==> flow/design.v <==
module OneBitAdder (
  input A,
  input B,
  input cin,
  output sum,
  output cout
);
  assign sum = (A ^ B) ^ cin;
  assign cout = ((A ^ B) & cin) | (A & B);
endmodule
module Adder_2_bits (
  input [1:0] bit_1, bit_2,
  input c_in,
  output [1:0] s,
  output c_out
);
  wire c0;  
  OneBitAdder birler (.A(bit_1[0]), .B(bit_2[0]), .cin(c_in), .sum(s[0]), .cout(c0));
  OneBitAdder onlar (.A(bit_1[1]), .B(bit_2[1]), .cin(c0), .sum(s[1]), .cout(c_out));
endmodule
module Adder_4_bits (
  input [3:0] bit_1, bit_2,
  input c_in,
  output [3:0] s,
  output c_out
);
  wire  c0;  
  Adder_2_bits a_2_0 (.bit_1(bit_1[1:0]), .bit_2(bit_2[1:0]), .c_in(c_in), .s(s[1:0]), .c_out(c0));
  Adder_2_bits a_2_1 (.bit_1(bit_1[3:2]), .bit_2(bit_2[3:2]), .c_in(c0), .s(s[3:2]), .c_out(c_out));
endmodule
module Adder_8_bits (
  input [7:0] bit_1, bit_2,
  input c_in,
  output [7:0] s,
  output c_out
);
  wire  c0;  
  Adder_4_bits a_4_0 (.bit_1(bit_1[3:0]), .bit_2(bit_2[3:0]), .c_in(c_in), .s(s[3:0]), .c_out(c0));
  Adder_4_bits a_4_1 (.bit_1(bit_1[7:4]), .bit_2(bit_2[7:4]), .c_in(c0), .s(s[7:4]), .c_out(c_out));
endmodule
  module Adder_10_bits(
  input [9:0] bit_1,bit_2, 
  input c_in,
  output [9:0] s,
  output c_out
);
 wire  c0;  
   Adder_8_bits a_8 (.bit_1(bit_1[7:0]), .bit_2(bit_2[7:0]), .c_in(c_in), .s(s[7:0]), .c_out(c0));
   Adder_2_bits a_2 (.bit_1(bit_1[9:8]), .bit_2(bit_2[9:8]), .c_in(c0), .s(s[9:8]), .c_out(c_out));
endmodule
module Adder_16_bits (
  input [15:0] bit_1, bit_2,
  input c_in,
  output [15:0] s,
  output c_out
);
  wire  c0;  
  Adder_8_bits a_8_0 (.bit_1(bit_1[7:0]), .bit_2(bit_2[7:0]), .c_in(c_in), .s(s[7:0]), .c_out(c0));
  Adder_8_bits a_8_1 (.bit_1(bit_1[15:8]), .bit_2(bit_2[15:8]), .c_in(c0), .s(s[15:8]), .c_out(c_out));
endmodule
module Adder_18_bits (
  input [17:0] bit_1, bit_2,
  input c_in,
  output [17:0] s,
  output c_out
);
  wire  c0;  
  Adder_16_bits a_16 (.bit_1(bit_1[15:0]), .bit_2(bit_2[15:0]), .c_in(c_in), .s(s[15:0]), .c_out(c0));
  Adder_2_bits a_2 (.bit_1(bit_1[17:16]), .bit_2(bit_2[17:16]), .c_in(c0), .s(s[17:16]), .c_out(c_out));
endmodule
module ExtendValue (
  input [0:5] inp,
  output reg [0:17] out
);
  always @* begin
    out[12:17] = inp[0:5];
    if (inp[0] == 1'b0)
      out[0:11] = 12'b0;
    else
      out[0:11] = 12'hfff;
  end
endmodule
module Mux_Alu (
  input  [1:0] whichalu,
  input  [17:0] input_0, input_1, input_2, input_3,
  output reg [17:0] out
);
    always @ (input_0 or input_1 or input_2 or input_3 or whichalu)
    begin
	out=input_0;
	if(whichalu== 2'b01)
	   out=input_1;
	if(whichalu== 2'b10)
	   out=input_2;
	if(whichalu== 2'b11)
	   out=input_3;
    end
endmodule
module Mux_18bit (
  input wire select,
  input wire [17:0] input_1,  
  input wire [17:0] input_2,  
  output reg [17:0] out  
);
    always @ (select or input_1 or input_2)
    begin
        if (select == 1'b0)
            out = input_1;
        else
            out = input_2;
    end
endmodule
module aluselect (
    input wire [17:0] R1,
    input wire [17:0] R2,
    input wire [1:0] alu_op_type,
    output wire [17:0] result,
    output wire cout
);
    wire [17:0] add_result, and_result, nand_result, nor_result;
    Adder_18_bits adder (.bit_1(R1), .bit_2(R2), .c_in(1'b0), .s(add_result), .c_out(cout));
    assign and_result = R1 & R2;
    assign nand_result = ~(R1 & R2);
    assign nor_result = ~(R1 | R2);
    Mux_Alu m1 (
        .whichalu(alu_op_type),
        .input_0(add_result),
        .input_1(and_result),
        .input_2(nand_result),
        .input_3(nor_result),
        .out(result)
    );
endmodule
module Regfile (
  input [0:4] select_register, reg_1, reg_2,
  input [0:17] data,
  input clck, reset_enable, write_enable, clear,
  output reg [0:17] read_reg_1_value,
  output reg [0:17] read_reg_2_value
);
  reg [0:17] registers [0:15];  
  integer i;
  always @(posedge clck or posedge reset_enable) begin
    if (reset_enable) begin
      for (i = 0; i < 16; i = i + 1) begin
        registers[i] <= 18'b0;
      end
    end
    else if (clear) begin
      for (i = 0; i < 16; i = i + 1) begin
        registers[i] <= 18'b0;
      end
    end
    else if (write_enable) begin
      registers[select_register[1:4]] <= data;
    end
  end
  always @(posedge clck) begin
    read_reg_1_value <= registers[reg_1[1:4]];
    read_reg_2_value <= registers[reg_2[1:4]];
  end
endmodule
module ProgramCounter (
  input wire clk,
  input wire rst,
  input wire is_jump,
  input wire pc_enable,
  input wire next,
  input wire [9:0] address_input,
  output reg [9:0] current_address
);
  always @(posedge clk or posedge rst) begin
    if (rst) begin
      current_address <= 10'b0;
    end else begin
      if (is_jump) begin
        current_address <= current_address+address_input;
      end else if (pc_enable && next) begin
        current_address <= current_address + 1;
      end
    end
  end
endmodule
module cpu18 (
  input  wire        clk,
  input  wire        rst,
  output wire [9:0]  imem_addr,
  input  wire [17:0] imem_rdata,
  output wire [9:0]  dmem_addr,
  output wire [17:0] dmem_wdata,
  output wire        dmem_we,
  input  wire [17:0] dmem_rdata,
  output wire        halt
);
  localparam S_FETCH  = 2'd0;
  localparam S_DECODE = 2'd1;
  localparam S_EXEC   = 2'd2;
  localparam S_HALT   = 2'd3;
  reg  [1:0]  state;
  reg  [17:0] ir;
  reg         zf, cf;
  wire [9:0]  pc;
  wire [3:0] opcode = ir[17:14];
  wire [3:0] f_dst  = ir[13:10];
  wire [3:0] f_src1 = ir[9:6];
  wire [3:0] f_src2 = ir[3:0];
  wire [5:0] f_imm  = ir[5:0];
  wire [9:0] f_addr = ir[9:0];
  wire is_alu = (opcode[3:2] == 2'b00);           
  wire is_imm = (opcode[3:1] == 3'b010);          
  wire is_ld  = (opcode == 4'b0110);
  wire is_st  = (opcode == 4'b0111);
  wire is_cmp = (opcode == 4'b1000);
  wire is_jmp = (opcode >= 4'b1001) && (opcode <= 4'b1110);
  wire is_rst = (opcode == 4'b1111);
  reg taken;
  always @* begin
    case (opcode)
      4'b1001: taken = 1'b1;           
      4'b1010: taken = zf;             
      4'b1011: taken = ~zf & ~cf;      
      4'b1100: taken = cf;             
      4'b1101: taken = ~cf;            
      4'b1110: taken = cf | zf;        
      default: taken = 1'b0;
    endcase
  end
  wire exec = (state == S_EXEC);
  wire [17:0] rv1, rv2, wb_data;
  wire [3:0]  rsel1 = is_st ? f_dst : f_src1;
  Regfile regs (
    .select_register({1'b0, f_dst}),
    .reg_1({1'b0, rsel1}),
    .reg_2({1'b0, f_src2}),
    .data(wb_data),
    .clck(clk),
    .reset_enable(rst),
    .write_enable(exec & (is_alu | is_imm | is_ld)),
    .clear(exec & is_rst),
    .read_reg_1_value(rv1),
    .read_reg_2_value(rv2)
  );
  wire [17:0] imm_ext, alu_b, alu_y;
  wire        alu_cout;
  ExtendValue ext (.inp(f_imm), .out(imm_ext));
  Mux_18bit   opb (.select(is_imm), .input_1(rv2), .input_2(imm_ext), .out(alu_b));
  aluselect   alu (.R1(rv1), .R2(alu_b), .alu_op_type(opcode[1:0]), .result(alu_y), .cout(alu_cout));
  Mux_18bit   wbm (.select(is_ld), .input_1(alu_y), .input_2(dmem_rdata), .out(wb_data));
  wire do_jump = exec & is_jmp & taken;
  ProgramCounter pcr (
    .clk(clk),
    .rst(rst),
    .is_jump(do_jump),
    .pc_enable(exec),
    .next(1'b1),
    .address_input(f_addr),
    .current_address(pc)
  );
  always @(posedge clk or posedge rst) begin
    if (rst) begin
      state <= S_FETCH;
      ir    <= 18'b0;
      zf    <= 1'b0;
      cf    <= 1'b0;
    end else begin
      case (state)
        S_FETCH: begin
          ir    <= imem_rdata;
          state <= S_DECODE;
        end
        S_DECODE: state <= S_EXEC;
        S_EXEC: begin
          if (is_cmp) begin
            zf <= (rv1 == rv2);
            cf <= (rv1 < rv2);
          end else if (is_rst) begin
            zf <= 1'b0;
            cf <= 1'b0;
          end
          if (do_jump && f_addr == 10'd0)
            state <= S_HALT;
          else
            state <= S_FETCH;
        end
        default: state <= S_HALT;
      endcase
    end
  end
  assign imem_addr  = pc;
  assign dmem_addr  = f_addr;
  assign dmem_wdata = rv1;
  assign dmem_we    = exec & is_st;
  assign halt       = (state == S_HALT);
endmodule
Step by step through the tools: cpu18
The steps from the RTL of cpu18 to its reports follow in flow order.
Lines are those of the file above, counted from 1.
Library cell names are shortened.
Not given: n/a

design
  top module = cpu18
  clock = clk
  standard-cell library = sky130hd
  corner = tt_025C_1v80

Word level
Source: Yosys, flattened and elaborated. Widths are those after wreduce. Registers that Yosys merges into a memory's read port (data or address) are not register bits. Print and check cells do not count. Equal cells are merged and count once.

word-level totals
  flip-flop bits (word level) = 356
  word-level cells = 299

operators by class
  equality and inequality tests = 63
  bitwise operators = 99
  $lt $le $gt $ge = 3
  $add $sub $neg = 2
  mux-type cells = 65
  reductions and logical operators = 44

operator list
  cell                                                       number
  2-to-1 mux 18 bit                                          53
  case mux 18 bit (select 16 bit)                            2
  equality test 4 bit (second input constant)                32
  equality test 4 x 3 -> 1 bit (second input constant)       14
  bitwise AND 1 bit                                          39
  nonzero test 2 bit                                         19
  inverter 18 bit                                            2
  XOR 1 bit                                                  35
  AND reduction 2 bit                                        17
  equality test 4 x 2 -> 1 bit (second input constant)       6
  2-to-1 mux 10 bit                                          2
  bitwise OR 1 bit                                           19
  less-than comparator 18 bit                                1
  equality test 18 bit                                       1
  bitwise AND 18 bit                                         1
  bitwise OR 18 bit                                          1
  equality test 4 x 1 -> 1 bit (second input constant)       3
  zero test 4 bit                                            3
  2-to-1 mux 12 bit                                          1
  adder 10 x 1 -> 10 bit (second input constant)             1
  adder 10 bit                                               1
  zero test 10 bit                                           1
  equality test 2 bit (second input constant)                4
  case mux 2 bit (select 3 bit)                              1
  case mux 1 bit (select 6 bit)                              1
  equality test 2 x 1 -> 1 bit (second input constant)       2
  zero test 2 bit                                            2
  greater-or-equal comparator 4 bit (second input constant)  1

Other operator kinds: 7; their cells: 11.

Depth
Depth = most cells in a row (Yosys ltp): at word level without a register or memory, in the mapped netlist without a sequential cell, where the memories' decode and read muxes count.

depth
  depth after elaboration = 43
  ABC_AREA = 0
  mapped depth = 31

Mapped cells and area
Yosys stat after the flow's synthesis: flattened, memories mapped to cells. It holds for the ABC_AREA given above (unset counts as 0); a run with the other value may have another netlist.
Totals and module areas in this step are rounded.

cells by type
  cell      number
  dfrtp_1   321
  mux2_2    319
  a22oi_1   112
  ha_1      63
  dfxtp_1   36
  nor2_1    108
  mux2i_1   40
  a22o_1    43
  a21oi_1   75
  buf_4     47
  fa_1      17
  nand2_1   74
  buf_2     54
  inv_1     69
  o21ai_0   46
  a21o_1    27
  a211oi_2  15
  a222oi_1  17

Other cell types: 67; their cells: 459.

synthesis totals
  standard cells after synthesis = 1942
  chip area (Yosys) = 21400 µm²
  flip-flop cells = 358
  sequential part of the area = 8780 µm²
  buffer cells = 176

By module: a second synthesis without flattening, with its own total; a netlist apart from the flattened one above.

unflattened totals
  cell total of the unflattened synthesis = 2444
  area total of the unflattened synthesis = 21100 µm²

Each row is one instance without its submodules.

by module
  module          times used  area (µm²)  seq. area (µm²)  cells
  Regfile         1           16900       7930             2040
  cpu18           1           1570        602              152
  ProgramCounter  1           827         250              99
  Mux_18bit       2           272         0.0              20
  Mux_Alu         1           477         0.0              22
  OneBitAdder     18          20.0        0.0              1
  aluselect       1           251         0.0              55
  ExtendValue     1           135         0.0              18
  Adder_16_bits   1           0.0         0.0              0
  Adder_18_bits   1           0.0         0.0              0
  Adder_2_bits    9           0.0         0.0              0
  Adder_4_bits    4           0.0         0.0              0
  Adder_8_bits    2           0.0         0.0              0

Worst setup path after synthesis
OpenSTA on the mapped netlist: ideal clock, no wires. The path of least setup slack (recovery checks aside). Input and output delay are each 20% of the period. Register names are those of the netlist, which keeps one name where synthesis merged equal registers.

timing post-synthesis
  kind = flip-flop to flip-flop
  start = reg ir[15]
  end = reg regs.registers[0][1]
  slack = -0.875 ns
  delay of the path = 9.875 ns
  clock period = 9.0 ns
  data arrival time = 9.811 ns
  stages = 31
  launch time at the first pin = 0.000 ns
  path buffers = 5
  synthesis period reached = 9.875 ns

"delay of the path" = arrival - input delay + setup time.
"stages" counts driving pins, that of a launching flip-flop among them; a cell with two outputs on the path counts twice.
"synthesis period reached" = period - worst setup slack (recovery checks aside). The figure is calculated, with input and output delays left at 20% of the set period.
Between the ends stands the longest chain of elaborated cells between them, by number of cells; it is not shown to be the way that was timed. Of several equally long chains one is given.
Each line given opens the expression or statement behind the cell; cells for indexed reads and writes are added by Yosys, which also makes memories of some case tables.
Lines with a computed index may be missing from the assigning lines.

on the way, post-synthesis
  cells stage by stage = dfrtp_1 buf_4 buf_4 buf_4 or3b_2 buf_2 mux2_2 ha_1 fa_1 fa_1 fa_1 fa_1 fa_1 fa_1 fa_1 fa_1 fa_1 fa_1 fa_1 fa_1 fa_1 fa_1 fa_1 inv_1 fa_1 nor2b_1 a211oi_1 a21oi_1 a211oi_2 clkbuf_2 mux2_2
  length of the longest elaborated chain = 41
  elaborated cells between the ends (all ways) = 88
  classes of those cells = 6 x eq/ne; 8 x mux; 71 x logic; 3 x reduce/logical

ends and longest elaborated chain, post-synthesis
  what                          line  RTL
  start, declared               200   reg  [17:0] ir;
  start, assigned               262   ir    <= 18'b0;
  start, assigned               268   ir    <= imem_rdata;
  equality test 3 x 2 -> 1 bit  210   wire is_imm = (opcode[3:1] == 3'b010);
  2-to-1 mux 18 bit             107   if (select == 1'b0)
  XOR 1 bit                     9     assign cout = ((A ^ B) & cin) | (A & B);
  bitwise AND 1 bit             9
  bitwise OR 1 bit              9
  bitwise AND 1 bit             9
  bitwise OR 1 bit              9
  [27 not listed]               n/a
  2-to-1 mux 18 bit             91    if(whichalu== 2'b01)
  2-to-1 mux 18 bit             93    if(whichalu== 2'b10)
  2-to-1 mux 18 bit             95    if(whichalu== 2'b11)
  2-to-1 mux 18 bit             107
  2-to-1 mux 18 bit             155   registers[select_register[1:4]] <= data;
  2-to-1 mux 18 bit             154   else if (write_enable) begin
  2-to-1 mux 18 bit             149   else if (clear) begin
  end, assigned                 146   registers[i] <= 18'b0;
  end, assigned                 151   registers[i] <= 18'b0;
  end, declared                 141   reg [0:17] registers [0:15];

Path in the finished layout
Path of least setup slack in the final report of run 1 (OpenROAD, finished layout, wires in). Where an end is a register, its clock arrival counts in the times.

timing after layout
  kind = flip-flop to flip-flop
  start = reg ir[15]
  end = reg regs.registers[2][1]
  stages = 27
  data arrival time = 8.97 ns
  clock period = 8.75 ns
  path buffers = 1
  slack = 0.26 ns
  launch time at the first pin = 0.54 ns

Between the ends stands the longest chain of elaborated cells between them, by number of cells; it is not shown to be the way that was timed. Of several equally long chains one is given.
Lines with a computed index may be missing from the assigning lines.

on the way, after layout
  cells stage by stage = dfrtp_2 or3b_4 mux2_2 ha_2 fa_2 fa_2 fa_2 fa_2 fa_2 fa_2 fa_2 fa_2 fa_2 fa_2 fa_2 fa_2 fa_2 fa_2 fa_1 inv_1 fa_1 nor2b_1 a211oi_1 a21oi_1 a211oi_2 buf_6 mux2_2
  length of the longest elaborated chain = 41
  elaborated cells between the ends (all ways) = 88
  classes of those cells = 6 x eq/ne; 8 x mux; 71 x logic; 3 x reduce/logical

ends and longest elaborated chain, after layout
  what                          line  RTL
  start, declared               200   reg  [17:0] ir;
  start, assigned               262   ir    <= 18'b0;
  start, assigned               268   ir    <= imem_rdata;
  equality test 3 x 2 -> 1 bit  210   wire is_imm = (opcode[3:1] == 3'b010);
  2-to-1 mux 18 bit             107   if (select == 1'b0)
  XOR 1 bit                     9     assign cout = ((A ^ B) & cin) | (A & B);
  bitwise AND 1 bit             9
  bitwise OR 1 bit              9
  bitwise AND 1 bit             9
  bitwise OR 1 bit              9
  [27 not listed]               n/a
  2-to-1 mux 18 bit             91    if(whichalu== 2'b01)
  2-to-1 mux 18 bit             93    if(whichalu== 2'b10)
  2-to-1 mux 18 bit             95    if(whichalu== 2'b11)
  2-to-1 mux 18 bit             107
  2-to-1 mux 18 bit             155   registers[select_register[1:4]] <= data;
  2-to-1 mux 18 bit             154   else if (write_enable) begin
  2-to-1 mux 18 bit             149   else if (clear) begin
  end, assigned                 146   registers[i] <= 18'b0;
  end, assigned                 151   registers[i] <= 18'b0;
  end, declared                 141   reg [0:17] registers [0:15];

Stored flow runs of cpu18 (2 of them; Yosys, OpenROAD, sky130hd). They differ in their settings and are not a sequence. Constraints: input delay and output delay 20% of the set period each, output load 0.01 pF.
"achieved clock period": clock period set for the run, less the worst setup slack. It is reckoned from that one timing run; input and output delays stay at 20% of the period that was set.
"worst setup path time": the worst setup path's part of the clock period (all of it between registers, 20% less for each end at a port) less its slack. A launch clock that arrives late makes it longer, a capture clock that arrives late makes it shorter.
"power" is the tool's figure for a default switching activity; nothing was simulated.
The results are shown rounded.

Run 1
==> flow/run.sh <==
#!/bin/bash
# the make line also repeats the synthesis and layout settings of config.mk as NAME=value (left out here)
make -C /OpenROAD-flow-scripts/flow DESIGN_CONFIG=/design/flow/config.mk WORK_HOME=/design/flow/orfs CLKGATE_MAP_FILE= finish
==> flow/config.mk <==
export PLATFORM = sky130hd
export DESIGN_NAME = cpu18
export DESIGN_NICKNAME = cpu18
export VERILOG_FILES = /design/flow/design.v
export SDC_FILE = /design/flow/constraint.sdc
export NUM_CORES = 4
export LEC_CHECK = 0
export CAP_MARGIN = 20
export CORE_MARGIN = 2
export CORE_UTILIZATION = 40
export SLEW_MARGIN = 20
==> flow/constraint.sdc <==
create_clock -name core_clock -period 8.75 [get_ports {clk}]
set_input_delay 1.7500 -clock core_clock [delete_from_list [all_inputs] [get_ports {clk}]]
set_output_delay 1.7500 -clock core_clock [all_outputs]
set_load 0.01 [all_outputs]

==> results of run 1 <==
chip area after synthesis (Yosys): 21400 µm²
die area: 55200 µm²
standard-cell area of the final layout: 24100 µm²
utilization: 0.458
worst setup slack after layout: 0.262 ns
total negative slack: 0.000 ns
worst hold slack: 0.359 ns
power: 3520 uW
achieved clock period: 8.488 ns
worst setup path time: 8.49 ns
worst setup path kind: flip-flop to flip-flop

Run 2
==> flow/run.sh <==
#!/bin/bash
# the make line also repeats the synthesis and layout settings of config.mk as NAME=value (left out here)
make -C /OpenROAD-flow-scripts/flow DESIGN_CONFIG=/design/flow/config.mk WORK_HOME=/design/flow/orfs CLKGATE_MAP_FILE= finish
==> flow/config.mk <==
export PLATFORM = sky130hd
export DESIGN_NAME = cpu18
export DESIGN_NICKNAME = cpu18
export VERILOG_FILES = /design/flow/design.v
export SDC_FILE = /design/flow/constraint.sdc
export NUM_CORES = 4
export LEC_CHECK = 0
export CAP_MARGIN = 10
export CELL_PAD_IN_SITES_DETAIL_PLACEMENT = 1
export CELL_PAD_IN_SITES_GLOBAL_PLACEMENT = 2
export CORE_MARGIN = 3
export CORE_UTILIZATION = 55
export GPL_ROUTABILITY_DRIVEN = 0
export GPL_TIMING_DRIVEN = 1
export HOLD_SLACK_MARGIN = -0.02
export MAX_ROUTING_LAYER = met4
export MIN_ROUTING_LAYER = met2
export SLEW_MARGIN = 20
export TNS_END_PERCENT = 80
==> flow/constraint.sdc <==
create_clock -name core_clock -period 5.17 [get_ports {clk}]
set_input_delay 1.0340 -clock core_clock [delete_from_list [all_inputs] [get_ports {clk}]]
set_output_delay 1.0340 -clock core_clock [all_outputs]
set_load 0.01 [all_outputs]

==> results of run 2 <==
did not finish, routing stopped with GRT-0116
